==> flow/design.v <==
`timescale 1ns / 1ps
module cordic_stage (clk, reset, X_i, Y_i, Z_i, X_O, Y_O, Z_O);
  input clk;
  input reset;
  input  signed [15:0] X_i;
  input  signed [15:0] Y_i;
  input  signed [15:0] Z_i;
  output signed [15:0] X_O;
  output signed [15:0] Y_O;
  output signed [15:0] Z_O;
wire signed [15:0] as_O_asx_w_st1, as_O_asy_w_st1, as_O_asz_w_st1; 
wire signed [15:0] X_w_st1_st2, Y_w_st1_st2, Z_w_st1_st2;
wire signed [15:0] mux_z_st1_out;
wire dff_st1_out, xor_st1;
xor xor_gate(xor_st1, Z_i[15], Z_i[14]);
mux_2to1 mux_st1(.in0(Z_i), .in1({{2{Z_i[14]}}, {Z_i[13:0]}}), .sel(xor_st1), .out(mux_z_st1_out));
dff dff_st1(.in(xor_st1), .out(dff_st1_out), .clk(clk), .reset(reset));
add_sub asx_st1(.as_in1(X_i), .as_in2(Y_i), .as_control(~(mux_z_st1_out[15])), .as_out(as_O_asx_w_st1));
reg16b  reg16bxout_st1(.reg_in(as_O_asx_w_st1), .reg_out(X_w_st1_st2), .clk(clk), .reset(reset));
add_sub asy_st1(.as_in1(Y_i), .as_in2(X_i), .as_control(mux_z_st1_out[15]), .as_out(as_O_asy_w_st1));
reg16b  reg16byout_st1(.reg_in(as_O_asy_w_st1), .reg_out(Y_w_st1_st2), .clk(clk), .reset(reset));
add_sub asz_st1(.as_in1(mux_z_st1_out), .as_in2(16'h2000), .as_control(~(mux_z_st1_out[15])), .as_out(as_O_asz_w_st1));
reg16b  reg16bzout_st1(.reg_in(as_O_asz_w_st1), .reg_out(Z_w_st1_st2), .clk(clk), .reset(reset));
wire signed [15:0] as_O_asx_w_st2, as_O_asy_w_st2, as_O_asz_w_st2, X_w_st2_st3, Y_w_st2_st3, Z_w_st2_st3;
wire dff_st2_out;
dff dff_st2(.in(dff_st1_out), .out(dff_st2_out), .clk(clk), .reset(reset));
add_sub asx_st2(.as_in1(X_w_st1_st2), .as_in2(Y_w_st1_st2 >>> 1), .as_control(~(Z_w_st1_st2[15])), .as_out(as_O_asx_w_st2));
reg16b  reg16bxout_st2(.reg_in(as_O_asx_w_st2), .reg_out(X_w_st2_st3), .clk(clk), .reset(reset));
add_sub asy_st2(.as_in1(Y_w_st1_st2), .as_in2(X_w_st1_st2 >>> 1), .as_control(Z_w_st1_st2[15]), .as_out(as_O_asy_w_st2));
reg16b  reg16byout_st2(.reg_in(as_O_asy_w_st2), .reg_out(Y_w_st2_st3), .clk(clk), .reset(reset));
add_sub asz_st2(.as_in1(Z_w_st1_st2), .as_in2(16'h12E4), .as_control(~(Z_w_st1_st2[15])), .as_out(as_O_asz_w_st2));
reg16b  reg16bzout_st2(.reg_in(as_O_asz_w_st2), .reg_out(Z_w_st2_st3), .clk(clk), .reset(reset));
wire signed [15:0] as_O_asx_w_st3, as_O_asy_w_st3, as_O_asz_w_st3, X_w_st3_st4, Y_w_st3_st4, Z_w_st3_st4;
wire dff_st3_out;
dff dff_st3(.in(dff_st2_out), .out(dff_st3_out), .clk(clk), .reset(reset));
add_sub asx_st3(.as_in1(X_w_st2_st3), .as_in2(Y_w_st2_st3 >>> 2), .as_control(~(Z_w_st2_st3[15])), .as_out(as_O_asx_w_st3));
reg16b  reg16bxout_st3(.reg_in(as_O_asx_w_st3), .reg_out(X_w_st3_st4), .clk(clk), .reset(reset));
add_sub asy_st3(.as_in1(Y_w_st2_st3), .as_in2(X_w_st2_st3 >>> 2), .as_control(Z_w_st2_st3[15]), .as_out(as_O_asy_w_st3));
reg16b  reg16byout_st3(.reg_in(as_O_asy_w_st3), .reg_out(Y_w_st3_st4), .clk(clk), .reset(reset));
add_sub asz_st3(.as_in1(Z_w_st2_st3), .as_in2(16'h09FB), .as_control(~(Z_w_st2_st3[15])), .as_out(as_O_asz_w_st3));
reg16b  reg16bzout_st3(.reg_in(as_O_asz_w_st3), .reg_out(Z_w_st3_st4), .clk(clk), .reset(reset));
wire signed [15:0] as_O_asx_w_st4, as_O_asy_w_st4, as_O_asz_w_st4, X_w_st4_st5, Y_w_st4_st5, Z_w_st4_st5;
wire dff_st4_out;
dff dff_st4(.in(dff_st3_out), .out(dff_st4_out), .clk(clk), .reset(reset));
add_sub asx_st4(.as_in1(X_w_st3_st4), .as_in2(Y_w_st3_st4 >>> 3), .as_control(~(Z_w_st3_st4[15])), .as_out(as_O_asx_w_st4));
reg16b  reg16bxout_st4(.reg_in(as_O_asx_w_st4), .reg_out(X_w_st4_st5), .clk(clk), .reset(reset));
add_sub asy_st4(.as_in1(Y_w_st3_st4), .as_in2(X_w_st3_st4 >>> 3), .as_control(Z_w_st3_st4[15]), .as_out(as_O_asy_w_st4));
reg16b  reg16byout_st4(.reg_in(as_O_asy_w_st4), .reg_out(Y_w_st4_st5), .clk(clk), .reset(reset));
add_sub asz_st4(.as_in1(Z_w_st3_st4), .as_in2(16'h0511), .as_control(~(Z_w_st3_st4[15])), .as_out(as_O_asz_w_st4));
reg16b  reg16bzout_st4(.reg_in(as_O_asz_w_st4), .reg_out(Z_w_st4_st5), .clk(clk), .reset(reset));
wire signed [15:0] as_O_asx_w_st5, as_O_asy_w_st5, as_O_asz_w_st5, X_w_st5_st6, Y_w_st5_st6, Z_w_st5_st6;
wire dff_st5_out;
dff dff_st5(.in(dff_st4_out), .out(dff_st5_out), .clk(clk), .reset(reset));
add_sub asx_st5(.as_in1(X_w_st4_st5), .as_in2(Y_w_st4_st5 >>> 4), .as_control(~(Z_w_st4_st5[15])), .as_out(as_O_asx_w_st5));
reg16b  reg16bxout_st5(.reg_in(as_O_asx_w_st5), .reg_out(X_w_st5_st6), .clk(clk), .reset(reset));
add_sub asy_st5(.as_in1(Y_w_st4_st5), .as_in2(X_w_st4_st5 >>> 4), .as_control(Z_w_st4_st5[15]), .as_out(as_O_asy_w_st5));
reg16b  reg16byout_st5(.reg_in(as_O_asy_w_st5), .reg_out(Y_w_st5_st6), .clk(clk), .reset(reset));
add_sub asz_st5(.as_in1(Z_w_st4_st5), .as_in2(16'h028B), .as_control(~(Z_w_st4_st5[15])), .as_out(as_O_asz_w_st5));
reg16b  reg16bzout_st5(.reg_in(as_O_asz_w_st5), .reg_out(Z_w_st5_st6), .clk(clk), .reset(reset));
wire signed [15:0] as_O_asx_w_st6, as_O_asy_w_st6, as_O_asz_w_st6, X_w_st6_st7, Y_w_st6_st7, Z_w_st6_st7;
wire dff_st6_out;
dff dff_st6(.in(dff_st5_out), .out(dff_st6_out), .clk(clk), .reset(reset));
add_sub asx_st6(.as_in1(X_w_st5_st6), .as_in2(Y_w_st5_st6 >>> 5), .as_control(~(Z_w_st5_st6[15])), .as_out(as_O_asx_w_st6));
reg16b  reg16bxout_st6(.reg_in(as_O_asx_w_st6), .reg_out(X_w_st6_st7), .clk(clk), .reset(reset));
add_sub asy_st6(.as_in1(Y_w_st5_st6), .as_in2(X_w_st5_st6 >>> 5), .as_control(Z_w_st5_st6[15]), .as_out(as_O_asy_w_st6));
reg16b  reg16byout_st6(.reg_in(as_O_asy_w_st6), .reg_out(Y_w_st6_st7), .clk(clk), .reset(reset));
add_sub asz_st6(.as_in1(Z_w_st5_st6), .as_in2(16'h0146), .as_control(~(Z_w_st5_st6[15])), .as_out(as_O_asz_w_st6));
reg16b  reg16bzout_st6(.reg_in(as_O_asz_w_st6), .reg_out(Z_w_st6_st7), .clk(clk), .reset(reset));
wire signed [15:0] as_O_asx_w_st7, as_O_asy_w_st7, as_O_asz_w_st7, X_w_st7_st8, Y_w_st7_st8, Z_w_st7_st8;
wire dff_st7_out;
dff dff_st7(.in(dff_st6_out), .out(dff_st7_out), .clk(clk), .reset(reset));
add_sub asx_st7(.as_in1(X_w_st6_st7), .as_in2(Y_w_st6_st7 >>> 6), .as_control(~(Z_w_st6_st7[15])), .as_out(as_O_asx_w_st7));
reg16b  reg16bxout_st7(.reg_in(as_O_asx_w_st7), .reg_out(X_w_st7_st8), .clk(clk), .reset(reset));
add_sub asy_st7(.as_in1(Y_w_st6_st7), .as_in2(X_w_st6_st7 >>> 6), .as_control(Z_w_st6_st7[15]), .as_out(as_O_asy_w_st7));
reg16b  reg16byout_st7(.reg_in(as_O_asy_w_st7), .reg_out(Y_w_st7_st8), .clk(clk), .reset(reset));
add_sub asz_st7(.as_in1(Z_w_st6_st7), .as_in2(16'h00A3), .as_control(~(Z_w_st6_st7[15])), .as_out(as_O_asz_w_st7));
reg16b  reg16bzout_st7(.reg_in(as_O_asz_w_st7), .reg_out(Z_w_st7_st8), .clk(clk), .reset(reset));
wire signed [15:0] as_O_asx_w_st8, as_O_asy_w_st8, as_O_asz_w_st8, X_w_st8_st9, Y_w_st8_st9, Z_w_st8_st9;
wire dff_st8_out;
dff dff_st8(.in(dff_st7_out), .out(dff_st8_out), .clk(clk), .reset(reset));
add_sub asx_st8(.as_in1(X_w_st7_st8), .as_in2(Y_w_st7_st8 >>> 7), .as_control(~(Z_w_st7_st8[15])), .as_out(as_O_asx_w_st8));
reg16b  reg16bxout_st8(.reg_in(as_O_asx_w_st8), .reg_out(X_w_st8_st9), .clk(clk), .reset(reset));
add_sub asy_st8(.as_in1(Y_w_st7_st8), .as_in2(X_w_st7_st8 >>> 7), .as_control(Z_w_st7_st8[15]), .as_out(as_O_asy_w_st8));
reg16b  reg16byout_st8(.reg_in(as_O_asy_w_st8), .reg_out(Y_w_st8_st9), .clk(clk), .reset(reset));
add_sub asz_st8(.as_in1(Z_w_st7_st8), .as_in2(16'h0051), .as_control(~(Z_w_st7_st8[15])), .as_out(as_O_asz_w_st8));
reg16b  reg16bzout_st8(.reg_in(as_O_asz_w_st8), .reg_out(Z_w_st8_st9), .clk(clk), .reset(reset));
wire signed [15:0] as_O_asx_w_st9, as_O_asy_w_st9, as_O_asz_w_st9, X_w_st9_st10, Y_w_st9_st10, Z_w_st9_st10;
wire dff_st9_out;
dff dff_st9(.in(dff_st8_out), .out(dff_st9_out), .clk(clk), .reset(reset));
add_sub asx_st9(.as_in1(X_w_st8_st9), .as_in2(Y_w_st8_st9 >>> 8), .as_control(~(Z_w_st8_st9[15])), .as_out(as_O_asx_w_st9));
reg16b  reg16bxout_st9(.reg_in(as_O_asx_w_st9), .reg_out(X_w_st9_st10), .clk(clk), .reset(reset));
add_sub asy_st9(.as_in1(Y_w_st8_st9), .as_in2(X_w_st8_st9 >>> 8), .as_control(Z_w_st8_st9[15]), .as_out(as_O_asy_w_st9));
reg16b  reg16byout_st9(.reg_in(as_O_asy_w_st9), .reg_out(Y_w_st9_st10), .clk(clk), .reset(reset));
add_sub asz_st9(.as_in1(Z_w_st8_st9), .as_in2(16'h0029), .as_control(~(Z_w_st8_st9[15])), .as_out(as_O_asz_w_st9));
reg16b  reg16bzout_st9(.reg_in(as_O_asz_w_st9), .reg_out(Z_w_st9_st10), .clk(clk), .reset(reset));
wire signed [15:0] as_O_asx_w_st10, as_O_asy_w_st10, as_O_asz_w_st10, X_w_st10_st11, Y_w_st10_st11, Z_w_st10_st11;
wire dff_st10_out;
dff dff_st10(.in(dff_st9_out), .out(dff_st10_out), .clk(clk), .reset(reset));
add_sub asx_st10(.as_in1(X_w_st9_st10), .as_in2(Y_w_st9_st10 >>> 9), .as_control(~(Z_w_st9_st10[15])), .as_out(as_O_asx_w_st10));
reg16b  reg16bxout_st10(.reg_in(as_O_asx_w_st10), .reg_out(X_w_st10_st11), .clk(clk), .reset(reset));
add_sub asy_st10(.as_in1(Y_w_st9_st10), .as_in2(X_w_st9_st10 >>> 9), .as_control(Z_w_st9_st10[15]), .as_out(as_O_asy_w_st10));
reg16b  reg16byout_st10(.reg_in(as_O_asy_w_st10), .reg_out(Y_w_st10_st11), .clk(clk), .reset(reset));
add_sub asz_st10(.as_in1(Z_w_st9_st10), .as_in2(16'h0014), .as_control(~(Z_w_st9_st10[15])), .as_out(as_O_asz_w_st10));
reg16b  reg16bzout_st10(.reg_in(as_O_asz_w_st10), .reg_out(Z_w_st10_st11), .clk(clk), .reset(reset));
wire signed [15:0] as_O_asx_w_st11, as_O_asy_w_st11, as_O_asz_w_st11, X_w_st11_st12, Y_w_st11_st12, Z_w_st11_st12;
wire dff_st11_out;
dff dff_st11(.in(dff_st10_out), .out(dff_st11_out), .clk(clk), .reset(reset));
add_sub asx_st11(.as_in1(X_w_st10_st11), .as_in2(Y_w_st10_st11 >>> 10), .as_control(~(Z_w_st10_st11[15])), .as_out(as_O_asx_w_st11));
reg16b  reg16bxout_st11(.reg_in(as_O_asx_w_st11), .reg_out(X_w_st11_st12), .clk(clk), .reset(reset));
add_sub asy_st11(.as_in1(Y_w_st10_st11), .as_in2(X_w_st10_st11 >>> 10), .as_control(Z_w_st10_st11[15]), .as_out(as_O_asy_w_st11));
reg16b  reg16byout_st11(.reg_in(as_O_asy_w_st11), .reg_out(Y_w_st11_st12), .clk(clk), .reset(reset));
add_sub asz_st11(.as_in1(Z_w_st10_st11), .as_in2(16'h000A), .as_control(~(Z_w_st10_st11[15])), .as_out(as_O_asz_w_st11));
reg16b  reg16bzout_st11(.reg_in(as_O_asz_w_st11), .reg_out(Z_w_st11_st12), .clk(clk), .reset(reset));
wire signed [15:0] as_O_asx_w_st12, as_O_asy_w_st12, as_O_asz_w_st12, X_w_st12_st13, Y_w_st12_st13, Z_w_st12_st13;
wire dff_st12_out;
dff dff_st12(.in(dff_st11_out), .out(dff_st12_out), .clk(clk), .reset(reset));
add_sub asx_st12(.as_in1(X_w_st11_st12), .as_in2(Y_w_st11_st12 >>> 11), .as_control(~(Z_w_st11_st12[15])), .as_out(as_O_asx_w_st12));
reg16b  reg16bxout_st12(.reg_in(as_O_asx_w_st12), .reg_out(X_w_st12_st13), .clk(clk), .reset(reset));
add_sub asy_st12(.as_in1(Y_w_st11_st12), .as_in2(X_w_st11_st12 >>> 11), .as_control(Z_w_st11_st12[15]), .as_out(as_O_asy_w_st12));
reg16b  reg16byout_st12(.reg_in(as_O_asy_w_st12), .reg_out(Y_w_st12_st13), .clk(clk), .reset(reset));
add_sub asz_st12(.as_in1(Z_w_st11_st12), .as_in2(16'h0005), .as_control(~(Z_w_st11_st12[15])), .as_out(as_O_asz_w_st12));
reg16b  reg16bzout_st12(.reg_in(as_O_asz_w_st12), .reg_out(Z_w_st12_st13), .clk(clk), .reset(reset));
wire signed [15:0] as_O_asx_w_st13, as_O_asy_w_st13, as_O_asz_w_st13, X_w_st13_st14, Y_w_st13_st14, Z_w_st13_st14;
wire dff_st13_out;
dff dff_st13(.in(dff_st12_out), .out(dff_st13_out), .clk(clk), .reset(reset));
add_sub asx_st13(.as_in1(X_w_st12_st13), .as_in2(Y_w_st12_st13 >>> 12), .as_control(~(Z_w_st12_st13[15])), .as_out(as_O_asx_w_st13));
reg16b  reg16bxout_st13(.reg_in(as_O_asx_w_st13), .reg_out(X_w_st13_st14), .clk(clk), .reset(reset));
add_sub asy_st13(.as_in1(Y_w_st12_st13), .as_in2(X_w_st12_st13 >>> 12), .as_control(Z_w_st12_st13[15]), .as_out(as_O_asy_w_st13));
reg16b  reg16byout_st13(.reg_in(as_O_asy_w_st13), .reg_out(Y_w_st13_st14), .clk(clk), .reset(reset));
add_sub asz_st13(.as_in1(Z_w_st12_st13), .as_in2(16'h0003), .as_control(~(Z_w_st12_st13[15])), .as_out(as_O_asz_w_st13));
reg16b  reg16bzout_st13(.reg_in(as_O_asz_w_st13), .reg_out(Z_w_st13_st14), .clk(clk), .reset(reset));
wire signed [15:0] as_O_asx_w_st14, as_O_asy_w_st14, as_O_asz_w_st14, X_w_st14_st15, Y_w_st14_st15, Z_w_st14_st15;
wire dff_st14_out;
dff dff_st14(.in(dff_st13_out), .out(dff_st14_out), .clk(clk), .reset(reset));
add_sub asx_st14(.as_in1(X_w_st13_st14), .as_in2(Y_w_st13_st14 >>> 13), .as_control(~(Z_w_st13_st14[15])), .as_out(as_O_asx_w_st14));
reg16b  reg16bxout_st14(.reg_in(as_O_asx_w_st14), .reg_out(X_w_st14_st15), .clk(clk), .reset(reset));
add_sub asy_st14(.as_in1(Y_w_st13_st14), .as_in2(X_w_st13_st14 >>> 13), .as_control(Z_w_st13_st14[15]), .as_out(as_O_asy_w_st14));
reg16b  reg16byout_st14(.reg_in(as_O_asy_w_st14), .reg_out(Y_w_st14_st15), .clk(clk), .reset(reset));
add_sub asz_st14(.as_in1(Z_w_st13_st14), .as_in2(16'h0001), .as_control(~(Z_w_st13_st14[15])), .as_out(as_O_asz_w_st14));
reg16b  reg16bzout_st14(.reg_in(as_O_asz_w_st14), .reg_out(Z_w_st14_st15), .clk(clk), .reset(reset));
wire signed [15:0] as_O_asx_w_st15, as_O_asy_w_st15, as_O_asz_w_st15, X_w_st15_st16, Y_w_st15_st16, Z_w_st15_st16;
wire dff_st15_out;
dff dff_st15(.in(dff_st14_out), .out(dff_st15_out), .clk(clk), .reset(reset));
add_sub asx_st15(.as_in1(X_w_st14_st15), .as_in2(Y_w_st14_st15 >>> 14), .as_control(~(Z_w_st14_st15[15])), .as_out(as_O_asx_w_st15));
reg16b  reg16bxout_st15(.reg_in(as_O_asx_w_st15), .reg_out(X_w_st15_st16), .clk(clk), .reset(reset));
add_sub asy_st15(.as_in1(Y_w_st14_st15), .as_in2(X_w_st14_st15 >>> 14), .as_control(Z_w_st14_st15[15]), .as_out(as_O_asy_w_st15));
reg16b  reg16byout_st15(.reg_in(as_O_asy_w_st15), .reg_out(Y_w_st15_st16), .clk(clk), .reset(reset));
add_sub asz_st15(.as_in1(Z_w_st14_st15), .as_in2(16'h0001), .as_control(~(Z_w_st14_st15[15])), .as_out(as_O_asz_w_st15));
reg16b  reg16bzout_st15(.reg_in(as_O_asz_w_st15), .reg_out(Z_w_st15_st16), .clk(clk), .reset(reset));
wire signed [15:0] as_O_asx_w_st16, as_O_asy_w_st16, as_O_asz_w_st16, X_w_st16_st17, Y_w_st16_st17, Z_w_st16_st17;
wire dff_st16_out;
dff dff_st16(.in(dff_st15_out), .out(dff_st16_out), .clk(clk), .reset(reset));
add_sub asx_st16(.as_in1(X_w_st15_st16), .as_in2(Y_w_st15_st16 >>> 15), .as_control(~(Z_w_st15_st16[15])), .as_out(as_O_asx_w_st16));
reg16b  reg16bxout_st16(.reg_in(as_O_asx_w_st16), .reg_out(X_w_st16_st17), .clk(clk), .reset(reset));
add_sub asy_st16(.as_in1(Y_w_st15_st16), .as_in2(X_w_st15_st16 >>> 15), .as_control(Z_w_st15_st16[15]), .as_out(as_O_asy_w_st16));
reg16b  reg16byout_st16(.reg_in(as_O_asy_w_st16), .reg_out(Y_w_st16_st17), .clk(clk), .reset(reset));
add_sub asz_st16(.as_in1(Z_w_st15_st16), .as_in2(16'h0000), .as_control(~(Z_w_st15_st16[15])), .as_out(as_O_asz_w_st16));
reg16b  reg16bzout_st16(.reg_in(as_O_asz_w_st16), .reg_out(Z_O), .clk(clk), .reset(reset));
mux_2to1 mux_x_st17(.in0(X_w_st16_st17), .in1(-X_w_st16_st17), .sel(dff_st16_out), .out(X_O));
mux_2to1 mux_y_st17(.in0(Y_w_st16_st17), .in1(-Y_w_st16_st17), .sel(dff_st16_out), .out(Y_O));
endmodule
module reg16b(reg_in, reg_out, clk, reset);
input clk, reset;
input signed [15:0] reg_in;
output reg signed [15:0] reg_out;
always @(posedge clk)
begin
    if (reset)
      reg_out <= 16'sd0;
    else
      reg_out <= reg_in;     
end
endmodule  
module add_sub(as_in1, as_in2,as_control, as_out);
input signed [15:0] as_in1, as_in2;
input as_control;
output reg signed [15:0] as_out;
always @(*)
begin
  if (as_control)
    as_out = as_in1 - as_in2;
  else
    as_out = as_in1 + as_in2;
end
endmodule
module mux_2to1(in0, in1, sel, out);
input signed [15:0] in0, in1;
input sel;
output reg signed [15:0] out;
always @(*)
begin
    if(sel)
        out = in1;
    else
        out = in0;
end
endmodule
module dff(in, out, clk, reset);
input in, clk, reset;
output reg out;
always @(posedge clk)
    begin
        if(reset)
            out <= 0;
        else
            out <= in;
    end
endmodule
==> reports on cordic_stage <==
[Step by step through the tools: cordic_stage]
Module cordic_stage before and after one edit of its RTL, step after step.
Lines under "before" count in the file above, lines under "after" in the edited file.
"difference" is "after" less "before", of the values as shown; "relative change" is that difference over "before", in percent.
Library cell names are shortened.
The mark n/a stands for no value.
Set-up
  top module: cordic_stage
  clock: clk
  standard-cell library: sky130hd
  corner: tt_025C_1v80

[Diff]
Unified diff, file above to edited file.
The edited RTL no longer does the same as the RTL above: the edit was made by script, with no optimisation intended.
begin of diff
@@ -1,4 +1,4 @@
 `timescale 1ns / 1ps
-module cordic_stage (clk, reset, X_i, Y_i, Z_i, X_O, Y_O, Z_O);
+module cordic_stage (clk, reset, X_i, Y_i, Z_i, X_O, Y_O, Z_O_pad);
   input clk;
   input reset;
@@ -8,5 +8,9 @@
   output signed [15:0] X_O;
   output signed [15:0] Y_O;
-  output signed [15:0] Z_O;
+  output signed [15:0] Z_O_pad;
+  wire signed [15:0] Z_O;
+  reg signed [15:0] Z_O_p1;
+  always @(posedge clk) Z_O_p1 <= Z_O;
+  assign Z_O_pad = Z_O_p1;
 wire signed [15:0] as_O_asx_w_st1, as_O_asy_w_st1, as_O_asz_w_st1; 
 wire signed [15:0] X_w_st1_st2, Y_w_st1_st2, Z_w_st1_st2;
end of diff

[Word-level counts]
Source: Yosys, flattened and elaborated, memories not mapped. Widths are those after wreduce; folded enables and synchronous resets count as part of the registers. Registers that Yosys merges into a memory's read port (data or address) are not register bits. Print and check cells do not count. Equal cells are merged and count once.
Bit counts
  bits of input ports: before 50, after 50, difference 0, relative change 0.00%
  flip-flop bits (word level): before 784, after 800, difference +16, relative change +2.04%
  word-level cells: before 210, after 211, difference +1, relative change +0.48%
Operators by class
  bitwise logic cells: before 1, after 1, difference 0, relative change 0.00%
  multiplexer cells: before 50, after 50, difference 0, relative change 0.00%
  add/subtract/negate cells: before 95, after 95, difference 0, relative change 0.00%
Unchanged operator kinds not shown: 63.

[Longest topological paths]
Yosys ltp: most cells in a row. Word level: on the elaborated netlist, between registers, memories and ports. Mapped: between sequential cells and ports; inverters and the memories' decode and read muxes count.
Logic depth
  word-level depth: before 4, after 4, difference 0, relative change 0.00%
  ABC_AREA: before 0, after 0
  depth in mapped cells: before 15, after 17, difference +2, relative change +13.33%
  depth with buffers taken out: before 15, after 17, difference +2, relative change +13.33%

[Mapped cells and area]
Source: synth_stat.txt of the flow (Yosys; design flattened, memories mapped). It holds for the ABC_AREA given above (unset counts as 0); a run with the other value may have another netlist.
Synthesis totals
  mapped cells: before 6961, after 6614, difference -347, relative change -4.98%
  cell area after synthesis (µm²): before 57850.5, after 55685.9, difference -2164.6, relative change -3.74%
  flip-flop cells: before 783, after 799, difference +16, relative change +2.04%
  buffers: before 184, after 153, difference -31, relative change -16.85%
Cell types
  nor3_1: before 252, after 152, difference -100, relative change -39.68%
  nor2_1: before 890, after 977, difference +87, relative change +9.78%
  xnor2_1: before 332, after 408, difference +76, relative change +22.89%
  xor2_1: before 273, after 328, difference +55, relative change +20.15%
  nand3_1: before 132, after 84, difference -48, relative change -36.36%
  nor3b_1: before 61, after 18, difference -43, relative change -70.49%
  o211ai_1: before 57, after 20, difference -37, relative change -64.91%
  nor2b_1: before 240, after 204, difference -36, relative change -15.00%
  mux2_2: before 60, after 25, difference -35, relative change -58.33%
  a21oi_1: before 512, after 544, difference +32, relative change +6.25%
  o21a_1: before 135, after 106, difference -29, relative change -21.48%
  or3_1: before 61, after 33, difference -28, relative change -45.90%
  clkbuf_1: before 157, after 132, difference -25, relative change -15.92%
  a211oi_1: before 96, after 71, difference -25, relative change -26.04%
  or2_2: before 34, after 10, difference -24, relative change -70.59%
  o31a_1: before 31, after 8, difference -23, relative change -74.19%
  inv_1: before 328, after 308, difference -20, relative change -6.10%
  dfxtp_1: before 783, after 799, difference +16, relative change +2.04%
Unchanged cell types not shown: 7.
The list need not be complete.
By module: a second synthesis without flattening, with its own total; a netlist apart from the flattened one above.
Second synthesis, totals
  cells (unflattened synthesis): before 8293, after 8307, difference +14, relative change +0.17%
  area (unflattened synthesis) (µm²): before 71716.3, after 72006.6, difference +290.3, relative change +0.40%
Each row is one instance without its submodules.
By module, before
  add_sub: area 989.7 µm², sequential area 0.0 µm², times used 48, cells 136
  reg16b: area 464.2 µm², sequential area 320.3 µm², times used 48, cells 33
  mux_2to1: area 249.0 µm², sequential area 0.0 µm², times used 3, cells 18
  cordic_stage: area 641.9 µm², sequential area 0.0 µm², times used 1, cells 95
  dff: area 33.8 µm², sequential area 20.0 µm², times used 16, cells 2
By module, after
  add_sub: area 989.7 µm², sequential area 0.0 µm², times used 48, cells 136
  reg16b: area 464.2 µm², sequential area 320.3 µm², times used 48, cells 33
  cordic_stage: area 932.1 µm², sequential area 320.3 µm², times used 1, cells 109
  mux_2to1: area 249.0 µm², sequential area 0.0 µm², times used 3, cells 18
  dff: area 33.8 µm², sequential area 20.0 µm², times used 16, cells 2

[Path before layout]
OpenSTA on the mapped netlist: ideal clock, no wires. The path of least setup slack (recovery checks aside). Input and output delay are each 20% of the period. Register names are those of the netlist, which keeps one name where synthesis merged equal registers.
Timing path after synthesis
  kind: before flip-flop to flip-flop, after flip-flop to flip-flop
  start point: before register reg16bxout_st14.reg_out[15], after register reg16bzout_st11.reg_out[15]
  end point: before register reg16byout_st15.reg_out[12], after register reg16bxout_st12.reg_out[14]
  delay of the path (ps): before 3445, after 3356, difference -89, relative change -2.58%
  stages: before 12, after 14, difference +2, relative change +16.67%
  setup slack (ps): before 204, after 295, difference +91
  time at the first pin (ps): before 0, after 0, difference 0
  arrival (ps): before 3322, after 3228, difference -94, relative change -2.83%
  required time (ps): before 3527, after 3522, difference -5, relative change -0.14%
  period (ps): before 3650, after 3650, difference 0, relative change 0.00%
  period reached after synthesis (ps): before 3446, after 3355, difference -91, relative change -2.64%
"delay of the path" = arrival - input delay + setup time.
"stages": output pins that drive a net of the path, with the launching flip-flop's if there is one; two outputs of one cell count as two.
"period reached after synthesis" = period - worst setup slack (recovery checks aside). The figure is calculated, with input and output delays left at 20% of the set period.
Between the ends stands the longest chain of elaborated cells between them, by number of cells; it is not shown to be the way that was timed. Of several equally long chains one is given.
A line is the first line of the expression or statement that the cell stems from. Yosys adds cells for indexed reads and writes and turns some case tables into memories.
On the way, after synthesis, before
  path through: dfxtp_1 inv_1 ha_1 mux2i_1 ha_1 a21oi_1 o21bai_1 a2111oi_1 nor3_1 a2111oi_2 a21oi_1 mux2_1
  length of the longest elaborated chain: 2
  elaborated cells on any way between the ends: 3
  RTL lines with such cells: 3
RTL lines, path after synthesis, before
  from (decl): line 165  | output reg signed [15:0] reg_out;
  from (assign): line 169  | reg_out <= 16'sd0;
  from (assign): line 171  | reg_out <= reg_in;
  adder 16 x 2 -> 16 bit: line 183  | as_out = as_in1 + as_in2;
  two-way mux 16 bit: line 180  | if (as_control)
  to (assign): line 169
  to (assign): line 171
  to (decl): line 165
On the way, after synthesis, after
  path through: dfxtp_1 buf_1 inv_1 nor2_1 a21oi_1 ha_1 a21o_1 a21o_1 a2111oi_2 nor3_1 a2111oi_2 a21oi_1 xnor2_1 nor2_1
  length of the longest elaborated chain: 1
  elaborated cells on any way between the ends: 1
  RTL lines with such cells: 1
RTL lines, path after synthesis, after
  from (decl): line 169  | output reg signed [15:0] reg_out;
  from (assign): line 173  | reg_out <= 16'sd0;
  from (assign): line 175  | reg_out <= reg_in;
  two-way mux 16 bit: line 184  | if (as_control)
  to (assign): line 173
  to (assign): line 175
  to (decl): line 169

[Worst path after layout]
From the final timing report of the runs of pair A: the path of least setup slack in the routed layout; clock arrival at registers is part of the times.
The report prints the path's times to 10 ps; the period is as set.
Timing path post-layout
  kind: before flip-flop to output port, after flip-flop to output port
  start point: before register reg16byout_st16.reg_out[0], after register reg16byout_st16.reg_out[8]
  end point: before output Y_O[8], after output Y_O[13]
  required time (ps): before 2820, after 2820, difference 0, relative change 0.00%
  arrival (ps): before 2670, after 2710, difference +40, relative change +1.50%
  stages: before 9, after 6, difference -3, relative change -33.33%
  time at the first pin (ps): before 680, after 700, difference +20, relative change +2.94%
  setup slack (ps): before 150, after 110, difference -40
  period (ps): before 3520, after 3520, difference 0, relative change 0.00%
Between the ends stands the longest chain of elaborated cells between them, by number of cells; it is not shown to be the way that was timed. Of several equally long chains one is given.
On the way, post-layout, before
  path through: dfxtp_1 inv_1 ha_1 nand2_1 or3_1 or2_2 o21ai_0 xnor2_1 dlygate4sd2_1
  length of the longest elaborated chain: 2
  elaborated cells on any way between the ends: 2
  RTL lines with such cells: 2
RTL lines, path post-layout, before
  from (decl): line 165  | output reg signed [15:0] reg_out;
  from (assign): line 169  | reg_out <= 16'sd0;
  from (assign): line 171  | reg_out <= reg_in;
  negator 16 bit: line 160  | mux_2to1 mux_y_st17(.in0(Y_w_st16_st17), .in1(-Y_w_st16_st17), .sel(dff_st16_out), .out(Y_O));
  two-way mux 16 bit: line 192  | if(sel)
  to (decl): line 9  | output signed [15:0] Y_O;
On the way, post-layout, after
  path through: dfxtp_1 or4_1 or3_4 o41ai_2 xnor2_1 clkdlybuf4s15_1
  length of the longest elaborated chain: 2
  elaborated cells on any way between the ends: 2
  RTL lines with such cells: 2
RTL lines, path post-layout, after
  from (decl): line 169  | output reg signed [15:0] reg_out;
  from (assign): line 173  | reg_out <= 16'sd0;
  from (assign): line 175  | reg_out <= reg_in;
  negator 16 bit: line 164  | mux_2to1 mux_y_st17(.in0(Y_w_st16_st17), .in1(-Y_w_st16_st17), .sel(dff_st16_out), .out(Y_O));
  two-way mux 16 bit: line 196  | if(sel)
  to (decl): line 9  | output signed [15:0] Y_O;

[Layout results]
Runs of the flow (Yosys, OpenROAD) on both versions; the two runs of a pair have the same settings. The constraints put input and output delay at 20% of the set period each and load the outputs with 0.01 pF.
Flow settings, pair A
  period_ns: 3.52
  CAP_MARGIN: 20
  CORE_MARGIN: 2
  CORE_UTILIZATION: 40
  SLEW_MARGIN: 20
Final reports, pair A
  area of the die (µm²): before 147683.0, after 142216.0, difference -5467.0, relative change -3.70%
  synthesized cell area (µm²): before 57850.5, after 55685.9, difference -2164.6, relative change -3.74%
  worst-case hold slack (ps): before 359, after 321, difference -38
  final setup TNS (ps): before 0, after 0, difference 0
  worst setup slack after layout (ps): before 149, after 107, difference -42
  post-layout utilization: before 0.454, after 0.457, difference +0.003
Flow settings, pair B
  CELL_PAD_IN_SITES_GLOBAL_PLACEMENT: 2
  CORE_UTILIZATION: 19
  CTS_CLUSTER_SIZE: 96
  GPL_ROUTABILITY_DRIVEN: 0
  SETUP_SLACK_MARGIN: 1.05
  period_ns: 4.47
  CAP_MARGIN: 20
  CORE_MARGIN: 2
  SLEW_MARGIN: 20
Final reports, pair B
  area of the die (µm²): before 308908.0, after 297428.0, difference -11480.0, relative change -3.72%
  synthesized cell area (µm²): before 57850.5, after 55685.9, difference -2164.6, relative change -3.74%
  worst-case hold slack (ps): before 444, after 327, difference -117
  final setup TNS (ps): before 0, after 0, difference 0
  worst setup slack after layout (ps): before 859, after 1056, difference +197
  post-layout utilization: before 0.226, after 0.226, difference 0.000
